==> flow/design.v <==
`timescale 1ns / 1ps
module IR(
	input[15:0] instr, 
	output[7:0] sub_instr,
	output[3:0] DR,
	output[3:0] SA,
	output[3:0] SB
   );
	assign sub_instr = instr[15:8];
	assign DR = instr[11:8];
	assign SA = instr[7:4];
	assign SB = instr[3:0];
endmodule
`timescale 1ns / 1ps
module Mux_8_4(
	input sel,
	input[3:0] D_in0, D_in1,
	output reg[3:0] D_out
	);
	always @ (sel, D_in0, D_in1) begin
		case(sel)
			1'b0:
				D_out <= D_in0;			
			1'b1:
				D_out <= D_in1;			
			default:
				D_out <= D_in0;
		endcase		
	end
endmodule
`timescale 1ns / 1ps
module Mux_32_16(
	input sel,
	input[15:0] D_in0, D_in1,
	output reg[15:0] D_out
	);
	always @ (sel, D_in0, D_in1) begin
		case(sel)
			1'b0:
				D_out <= D_in0;			
			1'b1:
				D_out <= D_in1;			
			default:
				D_out <= D_in0;
		endcase		
	end
endmodule
`timescale 1ns / 1ps
module Mux_48_16(
	input[1:0] sel,
	input[15:0] D_in0, D_in1, D_in2,
	output reg[15:0] D_out
	);
	always @ (sel, D_in0, D_in1, D_in2) begin
		case(sel)
			2'b00:
				D_out <= D_in0;			
			2'b01:
				D_out <= D_in1;			
			2'b10:
				D_out <= D_in2;
			default:
				D_out <= D_in0;
		endcase		
	end
endmodule
`timescale 1ns / 1ps
module ALU(
	input[15:0] A, B,
	input[3:0] sel,
	output reg V, C, N, Z,
	output reg[15:0] res
   );
	always @(*) begin
		C = 0;
		V = 0;
		case(sel)
			4'b0000: begin
				res = A + B;
				if (~(A[15] ^ B[15]) & (res[15] ^ A[15]))
					C = 1;
				else
					C = 0;
			end
			4'b0001: begin
				res = A - B;
				if (~(A[15] ^ B[15]) & (res[15] ^ A[15]))  
					V = 1;  
				else
					V = 0;
			end
			4'b0010:
				res = A & B;
			4'b0011:
				res = A | B;
			4'b0100:
				res = A ^ B;
			4'b0101:
				res = ~A;
			4'b0110:
				res = A << 1;
			4'b0111:
				res = A >> 1;
			default:
				res = A;
		endcase
		if (res == 0)
			Z = 1;
		else
			Z = 0;
		if (res[15] == 1)
			N = 1;
		else
			N = 0;
	end
endmodule
`timescale 1ns / 1ps
module Reg_File( 
    input clk, reset,
    input RW,
    input [3:0] AA, BA, DA,
	 input [15:0] D,
    output [15:0] A,
    output [15:0] B
    );
	integer i;
	reg[15:0] file[15:0];
	always @ (posedge clk) begin
	   if (reset) begin
        for (i = 0; i < 16; i = i + 1)
            file[i] <= 0;
		end
		else begin
			if (RW)
				file[DA] <= D;
			else
				file[DA] <= file[DA];
		end
	end
	assign A = file[AA];
	assign B = file[BA];
endmodule
`timescale 1ns / 1ps
module PC(
	input clk, reset,
	input[1:0] PS,
	input[15:0] bus_A,
	input[5:0] extend,
	output reg[5:0] out
	);
	always @ (posedge clk) begin
		if (reset)
			out = 6'b0;
		else begin
			case(PS)
				2'b00:
					out = out;
				2'b01:
					out = out + 1'b1;
				2'b10:
					out = out + extend;
				2'b11:
					out = bus_A[5:0];
				default:
					out = out;
			endcase
		end
	end
endmodule
`timescale 1ns / 1ps
module Control_Logic(
	input state,
	input[7:0] instr,
	input V, C, N, Z,  
	output reg NS, MW, RW, MD, ROM_enable, ASEL, enable_ram_read,
	output reg[1:0] PS, MB,
	output [3:0] FS
   );
	assign FS = instr[7:4];
	always @ (*) begin
		case (instr[7:4])
			4'b0000: begin
				NS <= 0;
				MW <= 0;
				RW <= 1;
				MD <= 0;
				PS <= 2'b01;
				MB <= 2'b00;
				ROM_enable <= 1;
				ASEL <= 0;
				enable_ram_read <= 0;
			end
			4'b0001: begin
				NS <= 0;
				MW <= 0;
				RW <= 1;
				MD <= 0;
				PS <= 2'b01;
				MB <= 2'b00;
				ROM_enable <= 1;
				ASEL <= 0;
				enable_ram_read <= 0;
			end
			4'b0010: begin
				NS <= 0;
				MW <= 0;
				RW <= 1;
				MD <= 0;
				PS <= 2'b01;
				MB <= 2'b00;
				ROM_enable <= 1;
				ASEL <= 0;
				enable_ram_read <= 0;
			end
			4'b0011: begin
				NS <= 0;
				MW <= 0;
				RW <= 1;
				MD <= 0;
				PS <= 2'b01;
				MB <= 2'b00;
				ROM_enable <= 1;
				ASEL <= 0;
				enable_ram_read <= 0;
			end
			4'b0100: begin
				NS <= 0;
				MW <= 0;
				RW <= 1;
				MD <= 0;
				PS <= 2'b01;
				MB <= 2'b00;
				ROM_enable <= 1;
				ASEL <= 0;
				enable_ram_read <= 0;
			end
			4'b0101: begin
				NS <= 0;
				MW <= 0;
				RW <= 1;
				MD <= 0;
				PS <= 2'b01;
				MB <= 2'b00;
				ROM_enable <= 1;
				ASEL <= 0;
				enable_ram_read <= 0;
			end
			4'b0110: begin
				NS <= 0;
				MW <= 0;
				RW <= 1;
				MD <= 0;
				PS <= 2'b01;
				MB <= 2'b00;
				ROM_enable <= 1;
				ASEL <= 0;
				enable_ram_read <= 0;
			end
			4'b0111: begin
				NS <= 0;
				MW <= 0;
				RW <= 1;
				MD <= 0;
				PS <= 2'b01;
				MB <= 2'b00;
				ROM_enable <= 1;
				ASEL <= 0;
				enable_ram_read <= 0;
			end
			4'b1000: begin
				NS <= 0;
				MW <= 0;
				RW <= 1;
				MD <= 0;
				PS <= 2'b01;
				MB <= 2'b01;
				ROM_enable <= 1;
				ASEL <= 0;
				enable_ram_read <= 0;
			end
			4'b1001: begin
				NS <= 0;
				MW <= 0;
				RW <= 1;
				MD <= 1;
				PS <= 2'b01;
				MB <= 2'b00;
				ROM_enable <= 1;
				ASEL <= 0;
				enable_ram_read <= 0;
			end
			4'b1010: begin
				NS <= 0;
				MW <= 1;
				RW <= 0;
				MD <= 1'b0;
				PS <= 2'b01;
				MB <= 2'b00;
				ROM_enable <= 1;
				ASEL <= 0;
				enable_ram_read <= 0;
			end
			4'b1011: begin
				if (state == 0) begin
					NS <= 1;
					MW <= 0;
					RW <= 0;
					MD <= 1'b0;
					if (Z)
						PS <= 2'b10;
					else
						PS <= 2'b00;
					MB <= 2'b00;
					ROM_enable <= 0;
					ASEL <= 1;
					enable_ram_read <= 0;
				end
				else begin
					NS <= 0;
					MW <= 0;
					RW <= 0;
					MD <= 1'b0;
					PS <= 2'b01;
					MB <= 2'b00;
					ROM_enable <= 1;
					ASEL <= 0;
					enable_ram_read <= 0;
				end
			end
			4'b1100: begin
				if (state == 0) begin
					NS <= 1;
					MW <= 0;
					RW <= 0;
					MD <= 1'b0;
					if (Z)
						PS <= 2'b00;
					else
						PS <= 2'b10;
					MB <= 2'b00;
					ROM_enable <= 0;
					ASEL <= 1;
					enable_ram_read <= 0;
				end
				else begin
					NS <= 0;
					MW <= 0;
					RW <= 0;
					MD <= 1'b0;
					PS <= 2'b01;
					MB <= 2'b00;
					ROM_enable <= 1;
					ASEL <= 0;
					enable_ram_read <= 0;
				end
			end
			4'b1101: begin
				if (state == 0) begin
					NS <= 1;
					MW <= 0;
					RW <= 1;
					MD <= 1'b0;
					PS <= 2'b10;
					MB <= 2'b10;
					ROM_enable <= 0;
					ASEL <= 0;
					enable_ram_read <= 0;
				end
				else begin
					NS <= 0;
					MW <= 0;
					RW <= 0;
					MD <= 1'b0;
					PS <= 2'b01;
					MB <= 2'b00;
					ROM_enable <= 1;
					ASEL <= 0;
					enable_ram_read <= 0;
				end
			end
			4'b1110: begin
				if (state == 0) begin
					NS <= 1;
					MW <= 0;
					RW <= 0;
					MD <= 1'b0;
					PS <= 2'b10;
					MB <= 2'b00;
					ROM_enable <= 0;
					ASEL <= 0;
					enable_ram_read <= 0;
				end
				else begin
					NS <= 0;
					MW <= 0;
					RW <= 0;
					MD <= 1'b0;
					PS <= 2'b01;
					MB <= 2'b00;
					ROM_enable <= 1;
					ASEL <= 0;
					enable_ram_read <= 0;
				end
			end
			4'b1111: begin  
				if (instr[3:0] == 0) begin
					if (state == 0) begin
						NS <= 1;
						MW <= 0;
						RW <= 0;
						MD <= 1'b0;
						PS <= 2'b11;
						MB <= 2'b00;
						ROM_enable <= 0;
						ASEL <= 0;
						enable_ram_read <= 0;
					end
					else begin
						NS <= 0;
						MW <= 0;
						RW <= 0;
						MD <= 1'b0;
						PS <= 2'b01;
						MB <= 2'b00;
						ROM_enable <= 1;
						ASEL <= 0;
						enable_ram_read <= 0;
					end
				end
				else begin
					NS <= 0;
					MW <= 0;
					RW <= 0;
					MD <= 1'b0;
					PS <= 2'b00;
					MB <= 2'b00;
					ROM_enable <= 0;
					ASEL <= 0;
					enable_ram_read <= 1;
				end
			end
			default: begin
				NS <= 0;
				MW <= 0;
				RW <= 0;
				MD <= 0;
				PS <= 2'b00;
				MB <= 2'b00;
				ROM_enable <= 0;
				ASEL <= 0;
				enable_ram_read <= 0;
			end
		endcase
	end
endmodule
`timescale 1ns / 1ps
module Controller(
	input clk, V, C, N , Z, reset,
	input[15:0] bus_A, ROM_data,
	output MD, RW, MW, ROM_enable, ASEL, enable_ram_read,
	output[1:0] MB,
	output[3:0] FS, DR, SA, SB,
	output[5:0] PC,
	output[15:0] imdt
   );
	wire[1:0] PS_wire;
	wire[7:0] sub_instr_wire;
	wire[3:0] SA_wire, SB_wire;
	wire[5:0] SA_SB_wire;
	wire state_reg_wire_in;
	wire state_reg_wire_out;
	assign SA_SB_wire[3:0] = SB_wire;
	assign SA_SB_wire[5:4] = SA_wire[1:0];
	assign imdt[15:8] = 8'b0;
	assign imdt[7:4] = SA_wire;
	assign imdt[3:0] = SB_wire;
	assign SA = SA_wire;
	assign SB = SB_wire;
	PC PC0(.clk (clk), .reset (reset), .PS (PS_wire), .bus_A (bus_A), .extend (SA_SB_wire), .out (PC));
	IR IR0(.instr (ROM_data), .sub_instr (sub_instr_wire), .DR (DR), .SA (SA_wire), .SB (SB_wire));
	Control_Logic Control_Logic0(.state (state_reg_wire_out), .instr (sub_instr_wire), .V (V), .C (C),
	.N (N), .Z (Z), .NS (state_reg_wire_in), .MW (MW), .RW (RW), .MD (MD), .PS (PS_wire), .MB (MB),
	.FS (FS), .ROM_enable (ROM_enable), .ASEL (ASEL), .enable_ram_read (enable_ram_read));
	reg state_reg;
	assign state_reg_wire_out = state_reg;
	always @ (posedge clk) begin
		if (reset)
			state_reg <= 1'b0;
		else
			state_reg <= state_reg_wire_in;
	end
endmodule
`timescale 1ns / 1ps
module Datapath(
	input clk, MD, RW, reset, ASEL,
	input[1:0] MB,
	input[3:0] FS, SA, DR, BA,
	input[5:0] PC,
	input[15:0] imdt, RAM_data_out,
	output V, C, N, Z,
	output[15:0] A_out, B_out
	);
	wire[3:0] AA_wire;
	wire[15:0] bus_A, bus_B, F_out, Mux_D_Mux_B_wire, File_D_in_wire, PC_zeroed;
	assign A_out = bus_A;
	assign B_out = bus_B;
	assign PC_zeroed[15:6] = 10'b0;
	assign PC_zeroed[5:0] = PC;
	ALU ALU0 (.A (bus_A), .B (bus_B), .sel (FS), .V (V), .C (C), .N (N), .Z (Z), .res (F_out));
	Reg_File Reg_File0 (.clk (clk), .reset (reset), .RW (RW), .AA (AA_wire), .BA (BA), .DA (DR), .D (File_D_in_wire), .A (bus_A), .B (bus_B));
	Mux_8_4 Mux_A (.sel (ASEL), .D_in0 (SA), .D_in1 (DR), .D_out (AA_wire));
	Mux_32_16 Mux_D (.sel (MD), .D_in0 (F_out), .D_in1 (RAM_data_out), .D_out (Mux_D_Mux_B_wire));
	Mux_48_16 Mux_B (.sel (MB), .D_in0 (Mux_D_Mux_B_wire), .D_in1 (imdt), .D_in2 (PC_zeroed), .D_out (File_D_in_wire));
endmodule
`timescale 1ns / 1ps
module CPU_16_Bit_RISC(
    input clk, reset,  
	 input[15:0] data_from_rom,  
	 output enable_to_rom, write_enable_to_ram, read_enable_to_ram, enable_ram_read, 
	 output[5:0] address_to_rom, address_to_ram,
	 output[15:0] data_ram_out,
	 input[15:0] data_ram_in,
	 input btn_press	
	 );
	wire V, C, N, Z , MD, RW, MW, ASEL;
	wire[1:0] MB;
	wire[3:0] FS, DR, SA, SB;
	wire[5:0] PC_out;
	wire[15:0] bus_A, ROM_data, imdt;
	Controller Controller0(.clk (clk), .V (V), .C (C), .N (N), .Z (Z), .bus_A (bus_A), 
	.ROM_data (data_from_rom), .MD (MD), .RW (RW), .MW (MW), .MB (MB), .FS (FS), .DR (DR), .SA (SA),
	.SB (SB), .reset (reset), .PC (PC_out), .imdt (imdt), .ROM_enable (enable_to_rom), .ASEL (ASEL), .enable_ram_read(enable_ram_read));
	Datapath Datapath0 (.clk (clk), .reset (reset), .MD (MD), .MB (MB), .RW (RW), .FS (FS), .SA (SA), .DR (DR), .BA (SB), 
	.PC (PC_out), .imdt (imdt), .RAM_data_out (data_ram_in), .V (V), .C (C), .N (N), .Z (Z),
	.A_out (bus_A), .B_out (data_ram_out), .ASEL (ASEL));
	assign write_enable_to_ram = MW;
	assign read_enable_to_ram = ~MW;
	assign address_to_rom = PC_out;
	assign address_to_ram = bus_A[5:0];
endmodule
======== Reports on CPU_16_Bit_RISC ========
Each step is given for the RTL above and for the edited RTL.
Lines under "before" count in the file above, lines under "after" in the edited file.
"change": "after" minus "before" as printed here. "relative change": 100 x difference / "before".
Operators: Yosys type, input widths -> output width; for muxes data width and select width s.
Cell names lack the library's common part.
A cell with n/a has no value.
inputs
  top module .............................. CPU_16_Bit_RISC
  clock port .............................. clk
  cell library ............................ sky130hd
  library corner .......................... tt_025C_1v80

======== Edit of the RTL ========
Unified diff, file above to edited file.
The edited RTL no longer does the same as the RTL above: the edit was made by script, with no optimisation intended.
begin of diff
@@ -16,5 +16,5 @@
 	input sel,
 	input[3:0] D_in0, D_in1,
-	output reg[3:0] D_out
+	output reg[2:0] D_out
 	);
 	always @ (sel, D_in0, D_in1) begin
end of diff

======== Word level ========
Source: Yosys, flattened and elaborated, memories not mapped. Widths are those after wreduce. Registers that Yosys merges into a memory's read port (data or address) are not register bits. Print and check cells do not count. Equal cells are merged and count once.
Memory sizes are those after Yosys's memory passes, which may raise the word count (mostly to a power of two), join words into wider ones and drop unused or constant bits.
operators by class
  what                              before  after  change  relative change (%)
  bitwise gates (word level)        8       8      0       0.00
  muxes and demuxes                 38      38     0       0.00
  reductions and logical operators  16      16     0       0.00
  add/subtract/negate cells         4       4      0       0.00
  equality and inequality tests     21      21     0       0.00
operator list
  cell                 before  after  change  relative change (%)
  $pmux 4 s2           1       0      -1      -100.00
  $pmux 3 s2           0       1      +1      n/a
  $mux 1               11      11     0       0.00
  $eq 4x4->1 const B   8       8      0       0.00
  $mux 2               8       8      0       0.00
  $mux 16              5       5      0       0.00
  $eq 4x3->1 const B   4       4      0       0.00
  $pmux 1 s2           4       4      0       0.00
  $eq 2x2->1 const B   3       3      0       0.00
  $not 1->1            3       3      0       0.00
  $pmux 1 s3           3       3      0       0.00
  $reduce_or 15->1     3       3      0       0.00
  $eq 2x1->1 const B   2       2      0       0.00
  $eq 4x2->1 const B   2       2      0       0.00
  $logic_not 4->1      2       2      0       0.00
  $pmux 16 s2          2       2      0       0.00
  $reduce_or 14->1     2       2      0       0.00
  $reduce_or 2->1      2       2      0       0.00
  $add 16x16->16       1       1      0       0.00
  $add 6x1->6 const B  1       1      0       0.00
  $add 6x6->6          1       1      0       0.00
  $and 16x16->16       1       1      0       0.00
  $eq 4x1->1 const B   1       1      0       0.00
  $logic_not 16->1     1       1      0       0.00
  $logic_not 2->1      1       1      0       0.00
  $ne 2x2->1 const B   1       1      0       0.00
  $not 16->16          1       1      0       0.00
  $or 1x1->1           1       1      0       0.00
The list need not be complete.
storage and ports
  what                         before  after  change  relative change (%)
  input port bits              35      35     0       0.00
  bits in writable memories    256     256    0       0.00
  flip-flop bits (word level)  7       7      0       0.00
  word-level cells             90      90     0       0.00
  memories                     1       1      0       0.00

======== Longest topological paths ========
Longest topological path by Yosys (ltp), each cell counted once; first at word level (registers and memories cut), then after technology mapping (sequential cells cut; the memories' decode and read muxes count).
depth
  what                           before  after  change  relative change (%)
  word-level depth               9       9      0       0.00
  ABC_AREA                       0       0      n/a     n/a
  gate-level depth with buffers  38      38     0       0.00

======== Mapped cells and area ========
Source: synth_stat.txt of the flow (Yosys; design flattened, memories mapped). It holds for the ABC_AREA given above (unset counts as 0); a run with the other value may have another netlist.
cell types
  type       before  after  change  relative change (%)
  mux2i_1    71      26     -45     -63.38
  a2111oi_0  1       23     +22     +2200.00
  and4_1     3       24     +21     +700.00
  a211o_1    22      2      -20     -90.91
  nand4_1    6       25     +19     +316.67
  o211ai_1   29      11     -18     -62.07
  o22ai_1    26      10     -16     -61.54
  a31oi_1    20      6      -14     -70.00
  nor2_1     311     323    +12     +3.86
  o31ai_1    25      13     -12     -48.00
  a211oi_1   12      24     +12     +100.00
  mux4_2     76      65     -11     -14.47
  o21a_1     2       13     +11     +550.00
  o31a_1     16      6      -10     -62.50
  mux2_2     13      3      -10     -76.92
  nand2_1    117     126    +9      +7.69
  clkbuf_1   80      71     -9      -11.25
  nand2b_1   33      24     -9      -27.27
The list need not be complete.
mapped netlist
  what                                before   after    change   relative change (%)
  buffer cells                        131      117      -14      -10.69
  cell count                          1642     1549     -93      -5.66
  synthesis area (um^2)               17673.2  16505.8  -1167.4  -6.61
  flip-flops                          263      263      0        0.00
  sequential part of the area (um^2)  7827.5   7827.5   0.0      0.00
The figures by module come from a second, unflattened synthesis with its own total; it is not the netlist above.
second synthesis, totals
  what                                            before   after    change  relative change (%)
  cell total of the unflattened synthesis         1552     1551     -1      -0.06
  area total of the unflattened synthesis (um^2)  18479.0  18467.7  -11.3   -0.06
Each row is one instance without its submodules.
by module, before
  module           cells  sequential area (um^2)  instances  area (um^2)
  Reg_File         859    7687.4                  1          13414.1
  ALU              464    0.0                     1          3203.1
  PC               71     120.1                   1          589.3
  Mux_48_16        59     0.0                     1          419.2
  Mux_32_16        18     0.0                     1          249.0
  Control_Logic    36     0.0                     1          244.0
  Controller       19     20.0                    1          157.7
  IR               20     0.0                     1          150.1
  Mux_8_4          4      0.0                     1          45.0
  CPU_16_Bit_RISC  1      0.0                     1          3.8
  Datapath         1      0.0                     1          3.8
by module, after
  module           cells  sequential area (um^2)  instances  area (um^2)
  Reg_File         859    7687.4                  1          13414.1
  ALU              464    0.0                     1          3203.1
  PC               71     120.1                   1          589.3
  Mux_48_16        59     0.0                     1          419.2
  Mux_32_16        18     0.0                     1          249.0
  Control_Logic    36     0.0                     1          244.0
  Controller       19     20.0                    1          157.7
  IR               20     0.0                     1          150.1
  Mux_8_4          3      0.0                     1          33.8
  CPU_16_Bit_RISC  1      0.0                     1          3.8
  Datapath         1      0.0                     1          3.8

======== Path before layout ========
Path of least setup slack by OpenSTA after synthesis, without wires, with an ideal clock, recovery checks aside; 20% of the period is set as input and as output delay. Where synthesis merged equal registers, the netlist keeps one of their names.
timing post-synthesis
  what                               before                      after                       change  relative change (%)
  kind                               input port to flip-flop     input port to flip-flop     n/a     n/a
  start                              in data_from_rom[0]         in data_from_rom[15]        n/a     n/a
  end                                reg Controller0.PC0.out[5]  reg Controller0.PC0.out[5]  n/a     n/a
  stages on the path                 33                          32                          -1      -3.03
  delay of the path (ns)             7.507                       6.997                       -0.510  -6.79
  period (ns)                        10.0                        10.0                        0.0     0.00
  launch time at the first pin (ns)  2.000                       2.000                       0.000   0.00
  setup slack (ns)                   0.493                       1.003                       +0.510  n/a
  arrival (ns)                       9.390                       8.865                       -0.525  -5.59
  synthesis period reached (ns)      9.507                       8.997                       -0.510  -5.36
"delay of the path" = arrival - input delay + setup time.
"stages on the path" counts driving pins, that of a launching flip-flop among them; a cell with two outputs on the path counts twice.
"synthesis period reached" = period - worst setup slack (recovery checks aside). The figure is calculated, with input and output delays left at 20% of the set period.
The rows between start and end are the longest chain of elaborated cells between them; the timing report does not say that the signal goes this way. Where chains are equally long, one stands for them.
A line is the first line of the expression or statement that the cell stems from. Yosys adds cells for indexed reads and writes and turns some case tables into memories.
The chain passes a memory read, where the word-level depth is cut; so it can be longer than that depth.
At most two assigning lines are given for a register; there are more.
on the way, post-synthesis, before
  cells stage by stage .................... buf_1 buf_2 clkbuf_1 mux4_2 mux4_2 inv_1 nand3_1 o21ai_0 xnor2_1 ha_1 a21oi_1 o21ai_0 or2_2 o2111ai_1 a21oi_1 o21ai_0 a32oi_1 a2111oi_2 nand4b_1 or4_1 a22o_1 and3_1 ha_1 a21o_1 a21oi_1 o21bai_1 a21oi_1 xnor2_1 and3_1 nand2_1 nor4_1 nor2_1 a32o_1
  cells in the longest elaborated chain ... 10
  elaborated cells on any way between the ends .. 20
  source lines of those cells ............. 15
  classes of those cells .................. add/sub: 3; eq/ne: 3; mux: 8; logic: 3; reduce/logical: 2; memory: 1
ends and longest elaborated chain, post-synthesis, before
  what                line  text
  start: declaration  518   input[15:0] data_from_rom,
  $mem_v2 16x16       127   reg[15:0] file[15:0];
  $sub 16x16->16      86    res = A - B;
  $pmux 16 s8         77    case(sel)
  $logic_not 16->1    107   if (res == 0)
  $mux 1              107
  $mux 2              336   if (Z)
  $mux 2              331   if (state == 0) begin
  $pmux 2 s5          181   case (instr[7:4])
  $eq 2x2->1          155   case(PS)
  $pmux 6 s3          155
  end: assignment     157   out = out;
  end: assignment     159   out = out + 1'b1;
  end: declaration    149   output reg[5:0] out
Nets of the timed path that keep an RTL name, with a line that drives or declares them; the list need not be complete.
named nets, post-synthesis, before
  signal           line  text
  data_ram_out[4]  141   assign B = file[BA];
on the way, post-synthesis, after
  cells stage by stage .................... buf_2 and2b_4 nand4_1 clkbuf_1 clkbuf_1 and4_1 a2111oi_0 nor4_1 ha_1 nor2b_1 o31a_1 o21a_1 o21a_1 o2111ai_1 nand4_1 nor3b_1 o32a_1 or4_1 or3_4 o21bai_1 o2bb2ai_1 nand3_1 or2_2 ha_1 a21o_1 a21oi_1 o21bai_1 a21oi_1 or4b_2 mux2i_1 nor2_1 o211ai_1
  cells in the longest elaborated chain ... 15
  elaborated cells on any way between the ends .. 43
  classes of those cells .................. add/sub: 2; eq/ne: 18; mux: 10; logic: 5; reduce/logical: 7; memory: 1
ends and longest elaborated chain, post-synthesis, after
  what                line  text
  start: declaration  518   input[15:0] data_from_rom,
  $eq 4x4->1          181   case (instr[7:4])
  $reduce_or 14->1    n/a
  $pmux 1 s2          181
  $not 1->1           21    case(sel)
  $pmux 3 s2          21
  $mem_v2 16x16       127   reg[15:0] file[15:0];
  $sub 16x16->16      86    res = A - B;
  $pmux 16 s8         77    case(sel)
  $logic_not 16->1    107   if (res == 0)
  $mux 1              107
  $mux 2              336   if (Z)
  $mux 2              331   if (state == 0) begin
  $pmux 2 s5          181
  $eq 2x2->1          155   case(PS)
  $pmux 6 s3          155
  end: assignment     157   out = out;
  end: assignment     159   out = out + 1'b1;
  end: declaration    149   output reg[5:0] out
named nets, post-synthesis, after
  signal             line  text
  address_to_ram[1]  140   assign A = file[AA];

======== Worst path after layout ========
Path of least setup slack in the final report of the runs of pair 1 (OpenROAD, finished layout, wires in). Where an end is a register, its clock arrival counts in the times.
timing post-layout
  what                               before                      after                       change  relative change (%)
  kind                               input port to flip-flop     input port to flip-flop     n/a     n/a
  start                              in data_from_rom[12]        in data_from_rom[13]        n/a     n/a
  end                                reg Controller0.PC0.out[5]  reg Controller0.PC0.out[5]  n/a     n/a
  setup slack (ns)                   0.41                        0.43                        +0.02   n/a
  launch time at the first pin (ns)  1.97                        1.97                        0.00    0.00
  stages on the path                 39                          32                          -7      -17.95
  arrival (ns)                       9.91                        9.91                        0.00    0.00
  period (ns)                        9.85                        9.85                        0.00    0.00
The rows between start and end are the longest chain of elaborated cells between them; the timing report does not say that the signal goes this way. Where chains are equally long, one stands for them.
The chain passes a memory read, where the word-level depth is cut; so it can be longer than that depth.
At most two assigning lines are given for a register; there are more.
on the way, post-layout, before
  cells stage by stage .................... clkdlybuf4s50_1 buf_4 nor3b_4 buf_4 buf_4 o211ai_2 o21ai_4 buf_6 buf_12 mux2i_1 o22ai_1 or2_1 nor2_1 inv_1 ha_1 a21oi_1 o21ai_0 or2_2 [3 not listed] o22ai_1 o32a_1 nor3_2 nand4_2 or4_4 a22o_1 and3_1 ha_1 a21o_1 a21oi_2 o21bai_1 a21oi_1 xnor2_1 and3_1 nand2_1 nor4_1 nor2_1 a32o_1
  cells in the longest elaborated chain ... 15
  elaborated cells on any way between the ends .. 43
  classes of those cells .................. add/sub: 2; eq/ne: 18; mux: 10; logic: 5; reduce/logical: 7; memory: 1
ends and longest elaborated chain, post-layout, before
  what                line  text
  start: declaration  518   input[15:0] data_from_rom,
  $eq 4x4->1          181   case (instr[7:4])
  $reduce_or 14->1    n/a
  $pmux 1 s2          181
  $not 1->1           21    case(sel)
  $pmux 4 s2          21
  $mem_v2 16x16       127   reg[15:0] file[15:0];
  $sub 16x16->16      86    res = A - B;
  $pmux 16 s8         77    case(sel)
  $logic_not 16->1    107   if (res == 0)
  $mux 1              107
  $mux 2              336   if (Z)
  $mux 2              331   if (state == 0) begin
  $pmux 2 s5          181
  $eq 2x2->1          155   case(PS)
  $pmux 6 s3          155
  end: assignment     157   out = out;
  end: assignment     159   out = out + 1'b1;
  end: declaration    149   output reg[5:0] out
on the way, post-layout, after
  cells stage by stage .................... clkdlybuf4s50_1 and4bb_1 a22oi_2 buf_12 and4_1 a2111oi_0 nor4_2 inv_1 fa_1 nor2b_1 o31a_1 o21ai_0 a21boi_0 o22ai_1 xnor2_1 a221oi_1 a22oi_1 or4_1 or3_4 o21bai_1 o2bb2ai_1 nand3_1 nor2_1 ha_1 a21oi_1 o21bai_1 a21oi_1 buf_4 or4b_2 mux2i_1 nor2_1 o211ai_1
  cells in the longest elaborated chain ... 15
  elaborated cells on any way between the ends .. 43
  classes of those cells .................. add/sub: 2; eq/ne: 18; mux: 10; logic: 5; reduce/logical: 7; memory: 1
ends and longest elaborated chain, post-layout, after
  what                line  text
  start: declaration  518   input[15:0] data_from_rom,
  $eq 4x4->1          181   case (instr[7:4])
  $reduce_or 14->1    n/a
  $pmux 1 s2          181
  $not 1->1           21    case(sel)
  $pmux 3 s2          21
  $mem_v2 16x16       127   reg[15:0] file[15:0];
  $sub 16x16->16      86    res = A - B;
  $pmux 16 s8         77    case(sel)
  $logic_not 16->1    107   if (res == 0)
  $mux 1              107
  $mux 2              336   if (Z)
  $mux 2              331   if (state == 0) begin
  $pmux 2 s5          181
  $eq 2x2->1          155   case(PS)
  $pmux 6 s3          155
  end: assignment     157   out = out;
  end: assignment     159   out = out + 1'b1;
  end: declaration    149   output reg[5:0] out

======== Measured runs ========
Both versions went through the flow (Yosys, OpenROAD) with the same settings in each pair. Constraints: input delay and output delay 20% of the set period each, output load 0.01 pF.
flow settings, pair 1
  period_ns ............................... 9.85
  CAP_MARGIN .............................. 20
  CORE_MARGIN ............................. 2
  CORE_UTILIZATION ........................ 40
  SLEW_MARGIN ............................. 20
measured results, pair 1
  what                                     before   after    change   relative change (%)
  standard-cell area after routing (um^2)  21864.7  19271.0  -2593.7  -11.86
  overall die area (um^2)                  45879.5  42904.9  -2974.6  -6.48
  period achieved (ns)                     9.443    9.415    -0.028   -0.30
  setup slack of the critical path (ns)    0.407    0.435    +0.028   n/a
  synthesis area (um^2)                    17673.2  16505.8  -1167.4  -6.61
flow settings, pair 2
  CELL_PAD_IN_SITES_DETAIL_PLACEMENT ...... 2
  CELL_PAD_IN_SITES_GLOBAL_PLACEMENT ...... 3
  CORE_UTILIZATION ........................ 15
  CTS_CLUSTER_DIAMETER .................... 357
  CTS_CLUSTER_SIZE ........................ 88
  HOLD_SLACK_MARGIN ....................... 0.19
  PLACE_DENSITY ........................... 0.44
  SETUP_SLACK_MARGIN ...................... 0.92
  SLEW_MARGIN ............................. 40
  period_ns ............................... 5.83
  CAP_MARGIN .............................. 20
  CORE_MARGIN ............................. 2
measured results, pair 2
  what                                     before    after     change   relative change (%)
  standard-cell area after routing (um^2)  27670.3   25542.0   -2128.3  -7.69
  overall die area (um^2)                  120583.0  112708.0  -7875.0  -6.53
  period achieved (ns)                     7.891     7.653     -0.238   -3.02
  setup slack of the critical path (ns)    -2.061    -1.823    +0.238   n/a
  synthesis area (um^2)                    17673.2   16505.8   -1167.4  -6.61
"period achieved" = clock period - worst setup slack. The figure is calculated, with input and output delays left at 20% of the set period.
